==> flow/design.v <==
module mem_registradores(
  input         clk,
  input         w,
  input  [4:0]  dst1,
  input  [4:0]  src1,
  input  [4:0]  src2,
  output [31:0] v1,
  output [31:0] v2,
  input  [31:0] t1);
reg [31:0] memory [31:0];
assign v1 = memory[src1];
assign v2 = memory[src2];
always @(posedge clk) begin
  if (w) begin
    memory[dst1] <= t1;
  end
end
endmodule
module alu(
  input [31:0] v1,
  input [31:0] v2,
  input [4:0]  op,
  output [31:0] alu_out);
reg [31:0] alu_out_reg;
assign alu_out = alu_out_reg;
always @(v1, v2, op) begin
  case(op)
    0: alu_out_reg = v1 + v2;
    1: alu_out_reg = v1 - v2;
    2: alu_out_reg = v1 * v2;
    3: alu_out_reg = v1 << v2;
    4: alu_out_reg = v1 & v2;
    5: alu_out_reg = v1 | v2;
    default: alu_out_reg = 32'd0;
  endcase
end
endmodule
module inst_decoder(
  input [31:0] instruction,
  output b,  
  output w,  
  output [4:0] op,  
  output i,  
  output [4:0] imm,  
  output [4:0] dst1,  
  output [4:0] src1,  
  output [4:0] src2);  
  assign op   = instruction[31:27];
  assign b    = instruction[26];
  assign w    = instruction[25];
  assign i    = instruction[24];
  assign dst1 = instruction[23:19];
  assign src1 = instruction[18:14];
  assign src2 = instruction[13:9];
  assign imm  = instruction[8:4];
endmodule
module processor(
  input clk,
  input rst,
  input [31:0] instruction,
  output [31:0] instruction_addr);
  wire b, w, i;
  wire [4:0] op;
  wire [4:0] imm;
  wire [4:0] dst1;
  wire [4:0] src1;
  wire [4:0] src2;
  wire [31:0] alu_out;
  wire [31:0] t1;
  wire [31:0] v1;
  wire [31:0] v2;
  assign t1 = i ? alu_out : imm;
  reg [31:0] pc;
  assign instruction_addr = pc;
  always @(posedge clk) begin
    if (rst)
      pc <= 0;
    else if (b)
      pc <= pc + t1;
    else
      pc <= pc + 1;
  end
  mem_registradores R(
    clk,
    w,
    dst1,
    src1,
    src2,
    v1,
    v2,
    t1);
  alu A(
    v1,
    v2,
    op,
    alu_out);
  inst_decoder D(
    instruction, 
    b, 
    w, 
    op, 
    i, 
    imm, 
    dst1, 
    src1, 
    src2);
  endmodule
### Reports on processor

What the tools print for processor, step after step.
Lines are those of the file above, counted from 1.
Operators: Yosys type, input widths -> output width; for muxes data width and select width s.
The mark -- stands for no value.

| design | value |
|---|---|
| top module | processor |
| clock port | clk |
| library | sky130hd |
| corner | tt_025C_1v80 |

### Elaborated design

Yosys after proc, flatten, opt, wreduce and memory -nomap, before mapping. Enables and synchronous resets that opt folds into registers are not counted as muxes. Memory bits, and registers merged into a memory's read port (data or address), are not among the register bits. Print and check cells are not counted. Equal cells are merged and count once.
Yosys's memory passes give these memory sizes; they may raise the number of words (mostly to a power of two), join words into wider ones and drop unused or constant bits.

| word-level totals | value |
|---|---|
| flip-flop bits (word level) | 32 |
| RAM bits | 1024 |
| memories | 1 |
| output and inout port bits | 32 |

| cells by class | value |
|---|---|
| $add $sub $neg | 4 |
| $mul | 1 |
| equality and inequality tests | 5 |
| shifts and indexed selects | 1 |
| mux-type cells | 6 |
| bitwise logic cells | 2 |
| reduce/logical cells | 1 |

Memory list:

| memory | depth | width | rd ports | write ports | RTL line | source |
|---|---|---|---|---|---|---|
| R.memory | 32 | 32 | 2 | 1 | 10 | `reg [31:0] memory [31:0];` |

Operators with widths:

| operator | count |
|---|---|
| $mul 32x32->32 | 1 |
| $pmux 32 s6 | 1 |
| $mux 32 | 3 |
| $add 32x32->32 | 2 |
| $add 32x1->32 const B | 1 |
| $sub 32x32->32 | 1 |
| $and 32x32->32 | 1 |
| $or 32x32->32 | 1 |
| $shl 32x32->32 | 1 |
| $eq 5x2->1 const B | 2 |
| $eq 5x3->1 const B | 2 |
| $eq 5x1->1 const B | 1 |
| $logic_not 5->1 | 1 |
| $mux 5 | 1 |
| $mux 1 | 1 |

### Logic depth

Depth = most cells in a row (Yosys ltp): at word level without a register or memory, in the mapped netlist without a sequential cell, where the memories' decode and read muxes count.

| depth | value |
|---|---|
| depth after elaboration | 5 |
| ABC_AREA | 0 |
| mapped depth | 56 |
| gate-level depth less buffers | 45 |

### After synthesis

Yosys stat after the flow's synthesis: flattened, memories mapped to cells. It holds for the ABC_AREA given above (unset counts as 0); a run with the other value may have another netlist.

| synthesis totals | value |
|---|---|
| mapped cells | 5223 |
| cell area after synthesis | 70292.4 µm² |
| sequential part of the area | 31390.1 µm² |
| mapped flip-flops | 1056 |

Cell types:

| cell | count | area in all (µm²) |
|---|---|---|
| sky130_fd_sc_hd__edfxtp_1 | 1024 | 3.07E+04 |
| sky130_fd_sc_hd__mux4_2 | 478 | 1.08E+04 |
| sky130_fd_sc_hd__fa_1 | 410 | 8.21E+03 |
| sky130_fd_sc_hd__mux2i_1 | 283 | 2.83E+03 |
| sky130_fd_sc_hd__ha_1 | 188 | 2.35E+03 |
| sky130_fd_sc_hd__inv_1 | 527 | 1.98E+03 |
| sky130_fd_sc_hd__nand2_1 | 424 | 1.59E+03 |
| sky130_fd_sc_hd__nor2_1 | 348 | 1.31E+03 |
| sky130_fd_sc_hd__xnor2_1 | 107 | 937.149 |
| sky130_fd_sc_hd__a22oi_1 | 103 | 773.242 |
| sky130_fd_sc_hd__a21oi_1 | 135 | 675.648 |
| sky130_fd_sc_hd__dfxtp_1 | 32 | 640.614 |
| sky130_fd_sc_hd__clkbuf_1 | 168 | 630.605 |
| sky130_fd_sc_hd__and2_1 | 93 | 581.808 |
| sky130_fd_sc_hd__mux2_2 | 47 | 529.258 |
| sky130_fd_sc_hd__o21ai_0 | 85 | 425.408 |
| sky130_fd_sc_hd__nor2b_1 | 62 | 387.872 |
| sky130_fd_sc_hd__nand3_1 | 75 | 375.36 |

Other cell types: 62; their cells: 634.
By module: a second synthesis without flattening, with its own total; a netlist apart from the flattened one above.

| unflattened totals | value |
|---|---|
| cells (unflattened synthesis) | 6198 |
| area total of the unflattened synthesis | 72627.2 µm² |

Each row is one instance without its submodules.

By module:

| module | instances | cells | area (µm²) | seq. area (µm²) |
|---|---|---|---|---|
| mem_registradores | 1 | 3386 | 48789.3 | 30749.5 |
| alu | 1 | 2408 | 20631.0 | 0.0 |
| processor | 1 | 376 | 2996.6 | 640.6 |
| inst_decoder | 1 | 28 | 210.2 | 0.0 |

### Timing after synthesis

Path of least setup slack by OpenSTA after synthesis, without wires, with an ideal clock, recovery checks aside; 20% of the period is set as input and as output delay. Where synthesis merged equal registers, the netlist keeps one of their names.

| timing post-synthesis | value |
|---|---|
| kind | in2reg |
| start point | input port instruction[11] |
| end point | register pc[31] |
| clock period | 12500 ps |
| launch time at the first pin | 2500 ps |
| arrival | 13961 ps |
| slack | -1589 ps |
| delay of the path | 11589 ps |
| stages on the path | 50 |
| period reached after synthesis | 14089 ps |

"delay of the path" is the arrival time less input delay plus setup time.
"stages on the path" counts driving pins, that of a launching flip-flop among them; a cell with two outputs on the path counts twice.
"period reached after synthesis" is the clock period less the worst setup slack; recovery checks do not enter. This is arithmetic on one report: input and output delays are still those of the set period (20% each).
Between the ends stands the longest chain of elaborated cells between them, by number of cells; it is not shown to be the way that was timed. Of several equally long chains one is given.
Each line given opens the expression or statement behind the cell; cells for indexed reads and writes are added by Yosys, which also makes memories of some case tables.
The chain passes a memory read, where the word-level depth is cut; so it can be longer than that depth.
At most two assigning lines are given for a register; there are more.

| between the ends, post-synthesis | value |
|---|---|
| cell sequence | sky130_fd_sc_hd__buf_2 sky130_fd_sc_hd__buf_2 sky130_fd_sc_hd__clkbuf_1 sky130_fd_sc_hd__buf_1 sky130_fd_sc_hd__mux4_2 sky130_fd_sc_hd__mux2i_1 sky130_fd_sc_hd__nor2_1 sky130_fd_sc_hd__a211o_1 sky130_fd_sc_hd__clkbuf_1 sky130_fd_sc_hd__inv_1 sky130_fd_sc_hd__clkbuf_1 sky130_fd_sc_hd__buf_1 sky130_fd_sc_hd__nor2_1 sky130_fd_sc_hd__fa_1 sky130_fd_sc_hd__inv_1 sky130_fd_sc_hd__fa_1 sky130_fd_sc_hd__inv_1 sky130_fd_sc_hd__fa_1 [... 14 more ...] sky130_fd_sc_hd__o21bai_1 sky130_fd_sc_hd__a21oi_1 sky130_fd_sc_hd__o21bai_1 sky130_fd_sc_hd__a21oi_1 sky130_fd_sc_hd__mux2i_1 sky130_fd_sc_hd__a21oi_1 sky130_fd_sc_hd__and2_1 sky130_fd_sc_hd__ha_1 sky130_fd_sc_hd__nor2b_1 sky130_fd_sc_hd__o21ai_0 sky130_fd_sc_hd__nand2b_1 sky130_fd_sc_hd__nor2_1 sky130_fd_sc_hd__o21ai_0 sky130_fd_sc_hd__a21o_1 sky130_fd_sc_hd__a21oi_1 sky130_fd_sc_hd__xnor2_1 sky130_fd_sc_hd__xnor2_1 sky130_fd_sc_hd__nor2_1 |
| length of the longest elaborated chain | 6 |

Ends and longest elaborated chain, post-synthesis:

| element | RTL line | source |
|---|---|---|
| from (decl) | 60 | `input [31:0] instruction,` |
| $mem_v2 32x32 | 10 | `reg [31:0] memory [31:0];` |
| $mul 32x32->32 | 30 | `2: alu_out_reg = v1 * v2;` |
| $pmux 32 s6 | 27 | `case(op)` |
| $mux 32 | 72 | `assign t1 = i ? alu_out : imm;` |
| $add 32x32->32 | 79 | `pc <= pc + t1;` |
| $mux 32 | 78 | `else if (b)` |
| to (assign) | 79 |  |
| to (assign) | 81 | `pc <= pc + 1;` |
| to (decl) | 73 | `reg [31:0] pc;` |

Nets of the timed path that keep an RTL name, with a line that drives or declares them; the list need not be complete.

Nets with RTL names, path post-synthesis:

| signal | RTL line |
|---|---|
| R.t1[23] | 72 |

### Worst path after layout

Path of least setup slack in the final report of entry A (OpenROAD, finished layout, wires in). Where an end is a register, its clock arrival counts in the times.
The report prints the path's times to 10 ps; the period is as set.

| timing post-layout | value |
|---|---|
| kind | in2reg |
| start point | input port instruction[11] |
| end point | register pc[31] |
| clock period | 12500 ps |
| launch time at the first pin | 2500 ps |
| arrival | 14080 ps |
| slack | -1020 ps |
| stages on the path | 42 |

Between the ends stands the longest chain of elaborated cells between them, by number of cells; it is not shown to be the way that was timed. Of several equally long chains one is given.
The chain passes a memory read, where the word-level depth is cut; so it can be longer than that depth.
At most two assigning lines are given for a register; there are more.

| between the ends, post-layout | value |
|---|---|
| cell sequence | sky130_fd_sc_hd__buf_16 sky130_fd_sc_hd__buf_12 sky130_fd_sc_hd__buf_12 sky130_fd_sc_hd__mux4_2 sky130_fd_sc_hd__nor3b_1 sky130_fd_sc_hd__a31oi_1 sky130_fd_sc_hd__nand4_1 sky130_fd_sc_hd__buf_12 sky130_fd_sc_hd__and2_4 sky130_fd_sc_hd__fa_2 sky130_fd_sc_hd__inv_4 sky130_fd_sc_hd__fa_2 sky130_fd_sc_hd__fa_2 sky130_fd_sc_hd__fa_1 sky130_fd_sc_hd__inv_1 sky130_fd_sc_hd__fa_1 sky130_fd_sc_hd__fa_1 sky130_fd_sc_hd__fa_2 [... 6 more ...] sky130_fd_sc_hd__nor3_2 sky130_fd_sc_hd__xnor2_1 sky130_fd_sc_hd__buf_4 sky130_fd_sc_hd__o211ai_1 sky130_fd_sc_hd__a21oi_2 sky130_fd_sc_hd__nor3b_2 sky130_fd_sc_hd__buf_6 sky130_fd_sc_hd__ha_4 sky130_fd_sc_hd__a21oi_2 sky130_fd_sc_hd__nor2b_1 sky130_fd_sc_hd__o21ai_1 sky130_fd_sc_hd__nand2b_1 sky130_fd_sc_hd__a21o_1 sky130_fd_sc_hd__a21o_1 sky130_fd_sc_hd__a21oi_2 sky130_fd_sc_hd__xnor2_2 sky130_fd_sc_hd__xnor2_1 sky130_fd_sc_hd__nor2_1 |
| length of the longest elaborated chain | 6 |

Ends and longest elaborated chain, post-layout:

| element | RTL line | source |
|---|---|---|
| from (decl) | 60 | `input [31:0] instruction,` |
| $mem_v2 32x32 | 10 | `reg [31:0] memory [31:0];` |
| $mul 32x32->32 | 30 | `2: alu_out_reg = v1 * v2;` |
| $pmux 32 s6 | 27 | `case(op)` |
| $mux 32 | 72 | `assign t1 = i ? alu_out : imm;` |
| $add 32x32->32 | 79 | `pc <= pc + t1;` |
| $mux 32 | 78 | `else if (b)` |
| to (assign) | 79 |  |
| to (assign) | 81 | `pc <= pc + 1;` |
| to (decl) | 73 | `reg [31:0] pc;` |

Subject: flow runs of processor

Hi,

Top module processor; platform sky130hd; tools Yosys and OpenROAD; 4 stored runs in no particular order. Input and output delays are each 20% of the period that was set; the output load is 0.01 pF.
"reached clock period": clock period set for the run, less the worst setup slack. It is reckoned from that one timing run; input and output delays stay at 20% of the period that was set.
"time of the worst setup path" = time allowed to the worst setup path (clock period - input delay - output delay, where it has them) - its slack; a late launch clock adds to it, a late capture clock takes from it.
"time of the worst setup path" is given in steps of 10 ps.

## Entry A

==> flow/run.sh <==
#!/bin/bash
# the make line also repeats the synthesis and layout settings of config.mk as NAME=value (left out here)
make -C /OpenROAD-flow-scripts/flow DESIGN_CONFIG=/design/flow/config.mk WORK_HOME=/design/flow/orfs CLKGATE_MAP_FILE= finish
==> flow/config.mk <==
export PLATFORM = sky130hd
export DESIGN_NAME = processor
export DESIGN_NICKNAME = processor
export VERILOG_FILES = /design/flow/design.v
export SDC_FILE = /design/flow/constraint.sdc
export NUM_CORES = 4
export LEC_CHECK = 0
export CAP_MARGIN = 20
export CELL_PAD_IN_SITES_DETAIL_PLACEMENT = 2
export CORE_MARGIN = 2
export CORE_UTILIZATION = 24
export CTS_CLUSTER_DIAMETER = 290
export CTS_CLUSTER_SIZE = 16
export SLEW_MARGIN = 20
==> flow/constraint.sdc <==
create_clock -name core_clock -period 12.5 [get_ports {clk}]
set_input_delay 2.5000 -clock core_clock [delete_from_list [all_inputs] [get_ports {clk}]]
set_output_delay 2.5000 -clock core_clock [all_outputs]
set_load 0.01 [all_outputs]

| result of entry A | value |
|---|---|
| setup slack of the worst path | -1024 ps |
| standard-cell area after layout | 86645.6 µm² |
| post-route setup TNS | -24443 ps |
| die area | 297232.0 µm² |
| netlist area reported by Yosys | 70292.4 µm² |
| smallest hold slack | 645 ps |
| final design utilization | 29.8% |
| time of the worst setup path | 11020 ps |
| worst setup path kind | in2reg |
| reached clock period | 13524 ps |

## Entry B

==> flow/run.sh <==
#!/bin/bash
# the make line also repeats the synthesis and layout settings of config.mk as NAME=value (left out here)
make -C /OpenROAD-flow-scripts/flow DESIGN_CONFIG=/design/flow/config.mk WORK_HOME=/design/flow/orfs CLKGATE_MAP_FILE= finish
==> flow/config.mk <==
export PLATFORM = sky130hd
export DESIGN_NAME = processor
export DESIGN_NICKNAME = processor
export VERILOG_FILES = /design/flow/design.v
export SDC_FILE = /design/flow/constraint.sdc
export NUM_CORES = 4
export LEC_CHECK = 0
export CAP_MARGIN = 0
export CORE_ASPECT_RATIO = 0.68
export CORE_MARGIN = 9
export CORE_UTILIZATION = 40
export CTS_CLUSTER_DIAMETER = 370
export CTS_CLUSTER_SIZE = 83
export GPL_ROUTABILITY_DRIVEN = 0
export GPL_TIMING_DRIVEN = 0
export HOLD_SLACK_MARGIN = 0.19
export MAX_ROUTING_LAYER = met5
export MIN_ROUTING_LAYER = met1
export PLACE_DENSITY = 0.6
export SETUP_SLACK_MARGIN = 3.49
export SLEW_MARGIN = 0
==> flow/constraint.sdc <==
create_clock -name core_clock -period 12.5 [get_ports {clk}]
set_input_delay 2.5000 -clock core_clock [delete_from_list [all_inputs] [get_ports {clk}]]
set_output_delay 2.5000 -clock core_clock [all_outputs]
set_load 0.01 [all_outputs]

| result of entry B | value |
|---|---|
| setup slack of the worst path | -465 ps |
| standard-cell area after layout | 82211.3 µm² |
| post-route setup TNS | -1674 ps |
| die area | 191429.0 µm² |
| netlist area reported by Yosys | 70292.4 µm² |
| smallest hold slack | 676 ps |
| final design utilization | 47.2% |
| time of the worst setup path | 10470 ps |
| worst setup path kind | in2reg |
| reached clock period | 12965 ps |

## Entry C

==> flow/run.sh <==
#!/bin/bash
# the make line also repeats the synthesis and layout settings of config.mk as NAME=value (left out here)
make -C /OpenROAD-flow-scripts/flow DESIGN_CONFIG=/design/flow/config.mk WORK_HOME=/design/flow/orfs CLKGATE_MAP_FILE= finish
==> flow/config.mk <==
export PLATFORM = sky130hd
export DESIGN_NAME = processor
export DESIGN_NICKNAME = processor
export VERILOG_FILES = /design/flow/design.v
export SDC_FILE = /design/flow/constraint.sdc
export NUM_CORES = 4
export LEC_CHECK = 0
export ABC_AREA = 1
export CAP_MARGIN = 40
export CELL_PAD_IN_SITES_DETAIL_PLACEMENT = 2
export CORE_MARGIN = 2
export CORE_UTILIZATION = 24
export CTS_CLUSTER_DIAMETER = 290
export CTS_CLUSTER_SIZE = 16
export MAX_ROUTING_LAYER = met4
export SLEW_MARGIN = 20
==> flow/constraint.sdc <==
create_clock -name core_clock -period 12.5 [get_ports {clk}]
set_input_delay 2.5000 -clock core_clock [delete_from_list [all_inputs] [get_ports {clk}]]
set_output_delay 2.5000 -clock core_clock [all_outputs]
set_load 0.01 [all_outputs]

| result of entry C | value |
|---|---|
| setup slack of the worst path | -3030 ps |
| standard-cell area after layout | 91467.7 µm² |
| post-route setup TNS | -346219 ps |
| die area | 317927.0 µm² |
| netlist area reported by Yosys | 75223.4 µm² |
| smallest hold slack | 699 ps |
| final design utilization | 29.3% |
| time of the worst setup path | 13030 ps |
| worst setup path kind | in2reg |
| reached clock period | 15530 ps |

## Entry D

==> flow/run.sh <==
#!/bin/bash
# the make line also repeats the synthesis and layout settings of config.mk as NAME=value (left out here)
make -C /OpenROAD-flow-scripts/flow DESIGN_CONFIG=/design/flow/config.mk WORK_HOME=/design/flow/orfs CLKGATE_MAP_FILE= finish
==> flow/config.mk <==
export PLATFORM = sky130hd
export DESIGN_NAME = processor
export DESIGN_NICKNAME = processor
export VERILOG_FILES = /design/flow/design.v
export SDC_FILE = /design/flow/constraint.sdc
export NUM_CORES = 4
export LEC_CHECK = 0
export ABC_AREA = 0
export CAP_MARGIN = 40
export CELL_PAD_IN_SITES_DETAIL_PLACEMENT = 2
export CELL_PAD_IN_SITES_GLOBAL_PLACEMENT = 3
export CORE_ASPECT_RATIO = 1.51
export CORE_MARGIN = 2
export CORE_UTILIZATION = 24
export CTS_CLUSTER_DIAMETER = 307
export CTS_CLUSTER_SIZE = 22
export HOLD_SLACK_MARGIN = 0.06
export MAX_ROUTING_LAYER = met4
export MIN_ROUTING_LAYER = met2
export PLACE_DENSITY_LB_ADDON = 0.26
export SETUP_SLACK_MARGIN = 0.48
export SLEW_MARGIN = 15
==> flow/constraint.sdc <==
create_clock -name core_clock -period 12.5 [get_ports {clk}]
set_input_delay 2.5000 -clock core_clock [delete_from_list [all_inputs] [get_ports {clk}]]
set_output_delay 2.5000 -clock core_clock [all_outputs]
set_load 0.01 [all_outputs]

| result of entry D | value |
|---|---|
| setup slack of the worst path | -52 ps |
| standard-cell area after layout | 87138.6 µm² |
| post-route setup TNS | -52 ps |
| die area | 297325.0 µm² |
| netlist area reported by Yosys | 70292.4 µm² |
| smallest hold slack | 678 ps |
| final design utilization | 29.9% |
| time of the worst setup path | 10050 ps |
| worst setup path kind | in2reg |
| reached clock period | 12552 ps |

Regards
